==> flow/design.v <==
`timescale 1ns / 1ps
module helper_bcd_to_7seg(
    input wire [3:0] bcd_in,
    output reg [6:0] seg_out
);
    always @(*) begin
        case (bcd_in)
            4'd0: seg_out = 7'b1000000;
            4'd1: seg_out = 7'b1111001;
            4'd2: seg_out = 7'b0100100;
            4'd3: seg_out = 7'b0110000;
            4'd4: seg_out = 7'b0011001;
            4'd5: seg_out = 7'b0010010;
            4'd6: seg_out = 7'b0000010;
            4'd7: seg_out = 7'b1111000;
            4'd8: seg_out = 7'b0000000;
            4'd9: seg_out = 7'b0010000;
            4'd10: seg_out = 7'b0111111;  
            default: seg_out = 7'b1111111;  
        endcase
    end
endmodule
`timescale 1ns / 1ps
module seven_seg_display(
    input wire clk,
    input wire reset,  
    input wire [15:0] bcd_digit,   
    output wire [6:0] seg,  
    output wire [3:0] an            
);
    reg [2:0] digit_index;
    reg [3:0] current_bcd;
    reg [19:0] refresh_counter;
    wire [6:0] seg_out;
    helper_bcd_to_7seg d5 (.bcd_in(current_bcd),.seg_out(seg_out));
    always @(posedge clk or posedge reset) begin
        if (reset) begin
            refresh_counter <= 0;
            digit_index <= 0;
        end else begin
            refresh_counter <= refresh_counter + 1;
            if (refresh_counter == 10) begin
                refresh_counter <= 0;
                digit_index <= digit_index + 1;
                if (digit_index == 3'd3)  
                    digit_index <= 0;
            end
        end
    end
    always @(*) begin
        case (digit_index)
            3'd0: current_bcd = bcd_digit[3:0];      
            3'd1: current_bcd = bcd_digit[7:4];      
            3'd2: current_bcd = bcd_digit[11:8];     
            3'd3: current_bcd = bcd_digit[15:12];    
            default: current_bcd = 4'd15;            
        endcase
    end 
    assign seg = seg_out;
reg [3:0] an_reg;
always @(*) begin
    case (digit_index)
        3'd0: an_reg = 4'b1110;  
        3'd1: an_reg = 4'b1101;  
        3'd2: an_reg = 4'b1011;  
        3'd3: an_reg = 4'b0111;  
        default: an_reg = 4'b1111;
    endcase
end
assign an = an_reg;
endmodule
`timescale 1ns / 1ps
module bin_to_bcd #( parameter W = 18)   
  ( input [W-1:0] bin,   
    output reg [W+(W-4)/3:0] bcd);  
  integer i,j;
  always @(bin) begin
    for(i = 0; i <= W+(W-4)/3; i = i+1) bcd[i] = 0;      
    bcd[W-1:0] = bin;                                    
    for(i = 0; i <= W-4; i = i+1)                        
      for(j = 0; j <= i/3; j = j+1)                      
        if (bcd[W-i+4*j -: 4] > 4)                       
          bcd[W-i+4*j -: 4] = bcd[W-i+4*j -: 4] + 4'd3;  
  end
endmodule
`timescale 1ns / 1ps
  module serial_parallel_multiplier(
    input clk, rst,
    input start,
    input [7:0] x, y,
    output reg [15:0] P,
    output reg flag
    );
     reg state;
    reg [7:0] x_reg;
    reg [7:0] y_reg;
    reg s;
    reg [3:0] counter;
    always @(posedge clk , posedge rst) begin
        if (rst) begin
            flag <= 0;
            x_reg <= 0;
            y_reg <= 0;
            P <= 0;
            counter <= 0;
            state <= 0;
        end
        else if (start && state == 0) begin
            state <= 1;
            flag <= 0;
               s <= x[7] ^ y[7];
            y_reg <= y[7] ? (~y + 1) : y;
            x_reg <= x[7] ? (~x + 1) : x;
                P <= 0;
           counter <= 8;
        end
        else if (state) begin
            if (counter > 0) begin
                P <= P + (y_reg[0] ? ({8'b0, x_reg} << (8 - counter)) : 0);
                y_reg <= {y_reg[7], y_reg[7:1]};
                counter <= counter - 1;
            end
            else begin
                P <= s ? (~P + 1) : P;
                flag <= 1;
                state <= 0;
            end
        end
    end
endmodule
`timescale 1ns / 1ps
module top_control_unit(
    input wire clk,
    input wire reset,
    input wire btnL,
    input wire btnR,
    input wire btnC,
    input wire [7:0] multiplicand,
    input wire [7:0] multiplier,
    output wire [6:0] seg,
    output wire [3:0] an,
    output led
);
    wire left_pressed, right_pressed, start_pressed;
    pushbutton_detector pb_left (
        .clk(clk),
        .reset(reset),
        .x(btnL),
        .z(left_pressed)
    );
    pushbutton_detector pb_right (
        .clk(clk),
        .reset(reset),
        .x(btnR),
        .z(right_pressed)
    );
    pushbutton_detector pb_center (
        .clk(clk),
        .reset(reset),
        .x(btnC),
        .z(start_pressed)
    );
    wire [15:0] product;
    wire done;
    serial_parallel_multiplier spm (
        .clk(clk),
        .rst(reset),
        .start(start_pressed),
        .x(multiplicand),
        .y(multiplier),
        .P(product),
        .flag(done)
    );
    assign led = done;
    wire [19:0] bcd_unsigned;
    wire sign_bit = product[15];
    wire [15:0] productabs = sign_bit ? (~product + 1) : product;
    bin_to_bcd #(.W(16)) converter (
        .bin(productabs),
        .bcd(bcd_unsigned)
    );
    reg [1:0] state;
    wire [3:0] d0 = bcd_unsigned[3:0];
    wire [3:0] d1 = bcd_unsigned[7:4];
    wire [3:0] d2 = bcd_unsigned[11:8];
    wire [3:0] d3 = bcd_unsigned[15:12];
    wire [3:0] d4 = bcd_unsigned[19:16];
    wire [3:0] d5 = sign_bit ? 4'd10 : 4'd15;
    reg [15:0] active_digits;   
    wire tick;
    clockDivider #(50) divide (clk,reset,tick);
   always @(posedge clk or posedge reset) begin
    if (reset)
        state <= 0;
    else if (tick) begin
        case (state)
            2'd0: if (right_pressed) state <= 1;
            2'd1: begin
                if (right_pressed) state <= 2;
                else if (left_pressed) state <= 0;
            end
            2'd2: if (left_pressed) state <= 1;
            default: state <= 0;
        endcase
    end
end
    always @(*) begin
        case (state)
            2'd0: active_digits = {d5, d4, d3, d2};  
            2'd1: active_digits = {d5, d3, d2, d1};  
            2'd2: active_digits = {d5, d2, d1, d0};  
            default: active_digits = {d5, d4, d3, d2};
        endcase
    end
    seven_seg_display display_unit (
        .clk(clk),
        .reset(reset),
        .bcd_digit(active_digits),  
        .seg(seg),
        .an(an)
    );
endmodule
module pushbutton_detector(
input clk,reset,x,
output z
    );
wire tick;
clockDivider #(50) divide (clk,reset,tick);
wire out;
debouncer deb(clk,tick,reset,x,out);
wire out2;
synchronizer sync(clk,tick,reset,out,out2);
wire out3;
rising_edge rizz(clk,tick,reset,out2,out3);
assign z = out3;     
endmodule
module rising_edge(
input clk, en, reset, x,
output reg z
    );
    reg x_prev;
    always @(posedge clk or posedge reset) begin
        if (reset) begin
            x_prev <= 0;
            z <= 0;
        end else if (en) begin
            z <= x & ~x_prev;   
            x_prev <= x;
        end
    end
endmodule
module debouncer(input clk, en, rst, in, output out);
reg q1,q2,q3;
always@(posedge clk, posedge rst) begin
if(rst == 1'b1) begin
q1 <= 0;
q2 <= 0;
q3 <= 0;
end
else if (en) begin
q1 <= in;
q2 <= q1;
q3 <= q2;
end
end
assign out = (rst) ? 0 : q1&q2&q3;
endmodule
module synchronizer ( input wire clk, en, rst, sig, output reg sig1 );
 reg meta;
 always @(posedge clk, posedge rst) begin
 if (rst) begin
 meta <= 0;
 sig1 <= 0;
 end
 else if (en) begin
 meta <= sig;
 sig1 <= meta;
 end
 end
endmodule
module clockDivider #(parameter n = 50000000)
(input clk, rst, output tick);
wire [31:0] count;
reg clk_out;
counter_x_bit #(32,n) counterMod
(.clk(clk), .reset(rst),.en(1'b1), .count(count));
assign tick = (count == n-1) && !clk_out;
always @ (posedge clk, posedge rst) begin
if (rst)  
clk_out <= 0;
else if (count == n-1)
clk_out <= ~ clk_out;
end
endmodule
module counter_x_bit #(parameter x = 3, n = 6)
(input clk, reset, en, output reg [x-1:0] count);
always @(posedge clk, posedge reset) begin
if (reset == 1)
    count <= 0; 
else if(!en)
    count <= count; 
else if(count == n-1)
    count <= 0; 
else
    count <= count + 1;
end
endmodule
* Tool chain data of top_control_unit
Tool output for the design above, in the order of the flow.
Line numbers count from 1 in the design file above.
Cell names lack the library's common part.
A cell with -- has no value.
- Top :: top_control_unit
- Clock input :: clk
- Cell library :: sky130hd
- Timing corner :: tt_025C_1v80

* Elaborated design
Yosys after proc, flatten, opt, wreduce and memory -nomap, before mapping. Memory bits, and registers merged into a memory's read port (data or address), are not among the register bits. Print and check cells are not counted. Equal cells are merged and count once.
Yosys's memory passes give these memory sizes; they may raise the number of words (mostly to a power of two), join words into wider ones and drop unused or constant bits.
- RAM bits :: 0
- Output and inout port bits :: 12
- Register bits :: 217
- Latch bits :: 0
- Word width x clocked read ports :: 0
- Input port bits :: 21
- Memories kept :: 1
- Memory bits (read-only) :: 112
** Memory list
- (name not given) :: depth 16, bits a word 7, read ports 1, wr ports 0, line 7 : case (bcd_in)
- Equal/unequal tests :: 15
- Shift operators :: 1
- Magnitude comparators :: 36
- Add/sub/neg operators :: 47
- Multiply operators :: 0
- Divide/modulo/power cells :: 0
- Muxes and demuxes :: 73
- Reduce/logical cells :: 18
- Bitwise operators :: 22
** Operators by type and width (count)
- 4-bit two-way mux :: 37
- 32-bit by 1-bit adder with 32-bit output with constant B :: 4
- 32-bit by 6-bit == test with 1-bit output with constant B :: 4
- 32-bit two-way mux :: 4
- 4-bit by 2-bit adder with 4-bit output with constant B :: 30
- 4-bit by 3-bit greater-than comparator with 1-bit output with constant B :: 30
- 16-bit two-way mux :: 6
- 8-bit by 32-bit left shift with 16-bit output :: 1
- 4-bit case mux with 4-bit select :: 2
- 8-bit two-way mux :: 4
- 12-bit case mux with 2-bit select :: 1
- 20-bit by 1-bit adder with 20-bit output with constant B :: 1
- 20-bit by 4-bit == test with 1-bit output with constant B :: 1
- 20-bit two-way mux :: 1
- 16-bit by 1-bit adder with 16-bit output with constant B :: 1
- 16-bit adder :: 1
- 16-bit inverter :: 1
- 3-bit by 2-bit adder with 4-bit output with constant B :: 4
- 8-bit by 1-bit adder with 8-bit output with constant B :: 2
- 8-bit inverter :: 2
- 3-bit greater-than comparator with constant B :: 5
- 1-bit bitwise AND :: 9
- 1-bit inverter :: 9
- 3-bit two-way mux :: 3
- 1-bit two-way mux :: 9
- 2-bit AND reduction :: 4
- 2-bit two-way mux :: 4
- 7-bit two-way mux :: 1
Other operator kinds: 20; their cells: 31.

* Longest topological paths
Depth = most cells in a row (Yosys ltp): at word level without a register or memory, in the mapped netlist without a sequential cell, where the memories' decode and read muxes count.
- Depth in word-level cells :: 31
- ABC_AREA :: 1
- Gate-level depth with buffers :: 93
- Gate-level depth less buffers :: 93

* Mapped cells and area
Yosys stat after the flow's synthesis: flattened, memories mapped to cells. It holds for the ABC_AREA given above (unset counts as 0); a run with the other value may have another netlist.
** Cells by type
- dfrtp_1 :: count 216, total area 5.41E+03 um2
- nand2_1 :: count 749, total area 2.81E+03 um2
- inv_1 :: count 477, total area 1.79E+03 um2
- nand3_1 :: count 331, total area 1.66E+03 um2
- ha_1 :: count 82, total area 1.03E+03 um2
- nor2_1 :: count 242, total area 908.371 um2
- o21ai_0 :: count 145, total area 725.696 um2
- nand2_2 :: count 77, total area 481.712 um2
- xor2_1 :: count 54, total area 472.954 um2
- nand2_4 :: count 29, total area 326.563 um2
- a21oi_1 :: count 65, total area 325.312 um2
- nand4_1 :: count 49, total area 306.544 um2
- nor3_1 :: count 43, total area 215.206 um2
- nand3_2 :: count 21, total area 210.202 um2
- nor4_1 :: count 32, total area 200.192 um2
- inv_2 :: count 37, total area 138.883 um2
- xnor2_1 :: count 15, total area 131.376 um2
- nand3_4 :: count 7, total area 122.618 um2
Other cell types: 48; their cells: 209.
- Buffer cells :: 26
- Sequential part of the area :: 0.0054615 mm2
- Cell count :: 2880
- Mapped area :: 0.0187793 mm2
- Mapped flip-flops :: 218

* Timing after synthesis
OpenSTA on the mapped netlist: ideal clock, no wires. The path of least setup slack (recovery checks aside). Input and output delay are each 20% of the period. Register names are those of the netlist, which keeps one name where synthesis merged equal registers.
- Kind :: register -> output
- From :: reg spm.P[1]
- To :: out seg[3]
- Period :: 30.0 ns
- Launch time at the first pin :: 0.000 ns
- Path delay :: 9.490 ns
- Setup slack :: 14.510 ns
- Stages on the path :: 83
- Required time :: 24.000 ns
- Arrival time :: 9.490 ns
- Output delay :: 6.000 ns
- Period reached after synthesis :: 15.49 ns
"path delay" is the arrival time less input delay plus setup time.
At an output port there is no setup time.
"stages on the path" counts driving pins, that of a launching flip-flop among them; a cell with two outputs on the path counts twice.
"period reached after synthesis" = period - worst setup slack (recovery checks aside). The figure is calculated, with input and output delays left at 20% of the set period.
The rows between start and end are the longest chain of elaborated cells between them; the timing report does not say that the signal goes this way. Where chains are equally long, one stands for them.
Each line given opens the expression or statement behind the cell; cells for indexed reads and writes are added by Yosys, which also makes memories of some case tables.
A memory read counts as a cell of the chain, while the word-level depth stops at memories.
A register here has more assigning lines than the two given.
- Path through :: dfrtp_1 -> inv_1 -> ha_1 -> nand2_1 -> nor2_4 -> nand3_1 -> nand3_1 -> nand2_1 -> nor2_1 -> inv_1 -> ha_1 -> xor2_1 -> ha_1 -> o21ai_2 -> xnor2_1 -> ha_1 -> inv_1 -> nand3_1 -> (+47 left out) -> inv_1 -> nand3_1 -> nand2_1 -> nand2_1 -> and2_1 -> ha_1 -> nand3b_1 -> nand2_1 -> nand2_1 -> a31oi_1 -> a21oi_1 -> a21oi_1 -> nand3_2 -> ha_1 -> nand2_1 -> nand2_1 -> nand2_1 -> nand2_1
- Length of the longest elaborated chain :: 32
- Elaborated cells on any way between the ends :: 111
- Classes of those cells :: add/sub (36); compare (35); mux (38); logic (1); memory (1)
** RTL lines, path after synthesis
- start: declaration :: line 91 : output reg [15:0] P,
- start: assignment :: line 119 : P <= P + (y_reg[0] ? ({8'b0, x_reg} << (8 - counter)) : 0);
- start: assignment :: line 124 : P <= s ? (~P + 1) : P;
- 16-bit inverter :: line 177
- 16-bit by 1-bit adder with 16-bit output :: line 177
- 16-bit two-way mux :: line 177
- 3-bit by 2-bit adder with 4-bit output :: line 83 : bcd[W-i+4*j -: 4] = bcd[W-i+4*j -: 4] + 4'd3;
- 4-bit two-way mux :: line 82 : if (bcd[W-i+4*j -: 4] > 4)
- 4-bit by 3-bit greater-than comparator with 1-bit output :: line 82
- 4-bit two-way mux :: line 82
- (+18 left out)
- 4-bit by 2-bit adder with 4-bit output :: line 83
- 4-bit two-way mux :: line 82
- 4-bit by 2-bit adder with 4-bit output :: line 83
- 4-bit two-way mux :: line 82
- 12-bit case mux with 2-bit select :: line 208 : case (state)
- 4-bit case mux with 4-bit select :: line 51 : case (digit_index)
- memory 16 x 7 bit :: line 7 : case (bcd_in)
- end: declaration :: line 140 : output wire [6:0] seg,

* Path in the finished layout
From the final timing report of run 1: the path of least setup slack in the routed layout; clock arrival at registers is part of the times.
- Kind :: register -> output
- From :: reg spm.P[15]
- To :: out seg[3]
- Stages on the path :: 80
- Output delay :: 3.52 ns
- Required time :: 14.08 ns
- Launch time at the first pin :: 0.52 ns
- Arrival time :: 11.93 ns
- Setup slack :: 2.15 ns
- Period :: 17.6 ns
The rows between start and end are the longest chain of elaborated cells between them; the timing report does not say that the signal goes this way. Where chains are equally long, one stands for them.
A memory read counts as a cell of the chain, while the word-level depth stops at memories.
A register here has more assigning lines than the two given.
- Path through :: dfrtp_1 -> inv_1 -> nand2_1 -> nand2_4 -> inv_1 -> nor2_1 -> inv_1 -> ha_1 -> xor2_1 -> ha_1 -> o21ai_2 -> xnor2_1 -> ha_1 -> inv_1 -> nand3_1 -> nand3_2 -> nand2_4 -> nand2_1 -> (+44 left out) -> nand3_1 -> nand2_1 -> nand2_1 -> and2_1 -> ha_1 -> nand3b_1 -> nand2_1 -> nand2_1 -> a31oi_1 -> a21oi_1 -> a21oi_1 -> nand3_2 -> ha_1 -> nand2_1 -> nand2_1 -> nand2_1 -> nand2_1 -> clkdlybuf4s50_1
- Length of the longest elaborated chain :: 32
- Elaborated cells on any way between the ends :: 112
- Classes of those cells :: add/sub (36); compare (35); mux (39); logic (1); memory (1)
** RTL lines, path post-layout
- start: declaration :: line 91 : output reg [15:0] P,
- start: assignment :: line 119 : P <= P + (y_reg[0] ? ({8'b0, x_reg} << (8 - counter)) : 0);
- start: assignment :: line 124 : P <= s ? (~P + 1) : P;
- 16-bit inverter :: line 177
- 16-bit by 1-bit adder with 16-bit output :: line 177
- 16-bit two-way mux :: line 177
- 3-bit greater-than comparator :: line 82 : if (bcd[W-i+4*j -: 4] > 4)
- 4-bit two-way mux :: line 82
- 4-bit by 3-bit greater-than comparator with 1-bit output :: line 82
- 4-bit two-way mux :: line 82
- (+18 left out)
- 4-bit by 2-bit adder with 4-bit output :: line 83 : bcd[W-i+4*j -: 4] = bcd[W-i+4*j -: 4] + 4'd3;
- 4-bit two-way mux :: line 82
- 4-bit by 2-bit adder with 4-bit output :: line 83
- 4-bit two-way mux :: line 82
- 12-bit case mux with 2-bit select :: line 208 : case (state)
- 4-bit case mux with 4-bit select :: line 51 : case (digit_index)
- memory 16 x 7 bit :: line 7 : case (bcd_in)
- end: declaration :: line 140 : output wire [6:0] seg,

Ticket comment

Top module top_control_unit; platform sky130hd; tools Yosys and OpenROAD; 6 stored runs in no particular order. Input and output delays are each 20% of the period that was set; the output load is 0.01 pF.
"achieved period" = clock period - worst setup slack. The figure is calculated, with input and output delays left at 20% of the set period.

** Run 1
- Settings :: ABC_AREA=1; CAP_MARGIN=0; CELL_PAD_IN_SITES_DETAIL_PLACEMENT=0; CELL_PAD_IN_SITES_GLOBAL_PLACEMENT=3; CORE_ASPECT_RATIO=0.68; CORE_MARGIN=5; CORE_UTILIZATION=39; CTS_CLUSTER_SIZE=24; HOLD_SLACK_MARGIN=0.23; PLACE_DENSITY_LB_ADDON=0.27; SLEW_MARGIN=10; period_ns=17.6
- Total negative setup slack :: 0.000 ns
- Achieved period :: 15.452 ns
- Synthesized cell area :: 0.0187793 mm2
- Worst slack on setup checks :: 2.148 ns
- Die size :: 0.0527222 mm2
- Worst hold slack in the final report :: 0.457 ns
- Standard-cell area after routing :: 0.0206986 mm2

** Run 2
- Settings :: ABC_AREA=1; CAP_MARGIN=0; CELL_PAD_IN_SITES_DETAIL_PLACEMENT=0; CORE_ASPECT_RATIO=0.68; CORE_MARGIN=5; CORE_UTILIZATION=39; CTS_CLUSTER_SIZE=24; PLACE_DENSITY_LB_ADDON=0.27; SLEW_MARGIN=10; period_ns=17.6
- Achieved period :: 15.440 ns
- Synthesized cell area :: 0.0187793 mm2
- Standard-cell area after routing :: 0.0206873 mm2
- Total negative setup slack :: 0.000 ns
- Worst hold slack in the final report :: 0.466 ns
- Die size :: 0.0527222 mm2
- Worst slack on setup checks :: 2.160 ns

** Run 3
- Settings :: ABC_AREA=1; CAP_MARGIN=0; CELL_PAD_IN_SITES_DETAIL_PLACEMENT=2; CORE_ASPECT_RATIO=0.68; CORE_MARGIN=7; CTS_CLUSTER_SIZE=24; PLACE_DENSITY_LB_ADDON=0.27; SLEW_MARGIN=10; period_ns=17.6; CORE_UTILIZATION=40
- Outcome :: stopped before the end: routing reported GRT-0232

** Run 4
- Settings :: ABC_AREA=1; CAP_MARGIN=10; CELL_PAD_IN_SITES_DETAIL_PLACEMENT=0; CELL_PAD_IN_SITES_GLOBAL_PLACEMENT=2; CORE_ASPECT_RATIO=0.85; CORE_MARGIN=10; CORE_UTILIZATION=63; CTS_CLUSTER_DIAMETER=164; CTS_CLUSTER_SIZE=98; GPL_ROUTABILITY_DRIVEN=1; GPL_TIMING_DRIVEN=0; HOLD_SLACK_MARGIN=0.04; MAX_ROUTING_LAYER=met5; PLACE_DENSITY_LB_ADDON=0.25; SETUP_SLACK_MARGIN=2.64; SLEW_MARGIN=40; TNS_END_PERCENT=40; period_ns=39.2
- Outcome :: stopped before the end: placement reported FLW-0024

** Run 5
- Settings :: ABC_AREA=1; CAP_MARGIN=40; CELL_PAD_IN_SITES_DETAIL_PLACEMENT=1; CELL_PAD_IN_SITES_GLOBAL_PLACEMENT=0; CORE_ASPECT_RATIO=0.96; CORE_UTILIZATION=28; GPL_TIMING_DRIVEN=1; HOLD_SLACK_MARGIN=-0.03; MAX_ROUTING_LAYER=met4; PLACE_DENSITY=0.93; SETUP_SLACK_MARGIN=3.62; period_ns=16.6; CORE_MARGIN=2; SLEW_MARGIN=20
- Outcome :: stopped before the end: routing reported GRT-0232

** Run 6
- Settings :: ABC_AREA=1; CAP_MARGIN=10; CELL_PAD_IN_SITES_DETAIL_PLACEMENT=0; CELL_PAD_IN_SITES_GLOBAL_PLACEMENT=2; CORE_ASPECT_RATIO=0.85; CORE_UTILIZATION=63; CTS_CLUSTER_DIAMETER=164; CTS_CLUSTER_SIZE=98; GPL_ROUTABILITY_DRIVEN=1; GPL_TIMING_DRIVEN=0; HOLD_SLACK_MARGIN=0.04; MAX_ROUTING_LAYER=met5; PLACE_DENSITY_LB_ADDON=0.25; SETUP_SLACK_MARGIN=2.64; SLEW_MARGIN=40; TNS_END_PERCENT=20; period_ns=39.2; CORE_MARGIN=2
- Outcome :: stopped before the end: placement reported FLW-0024
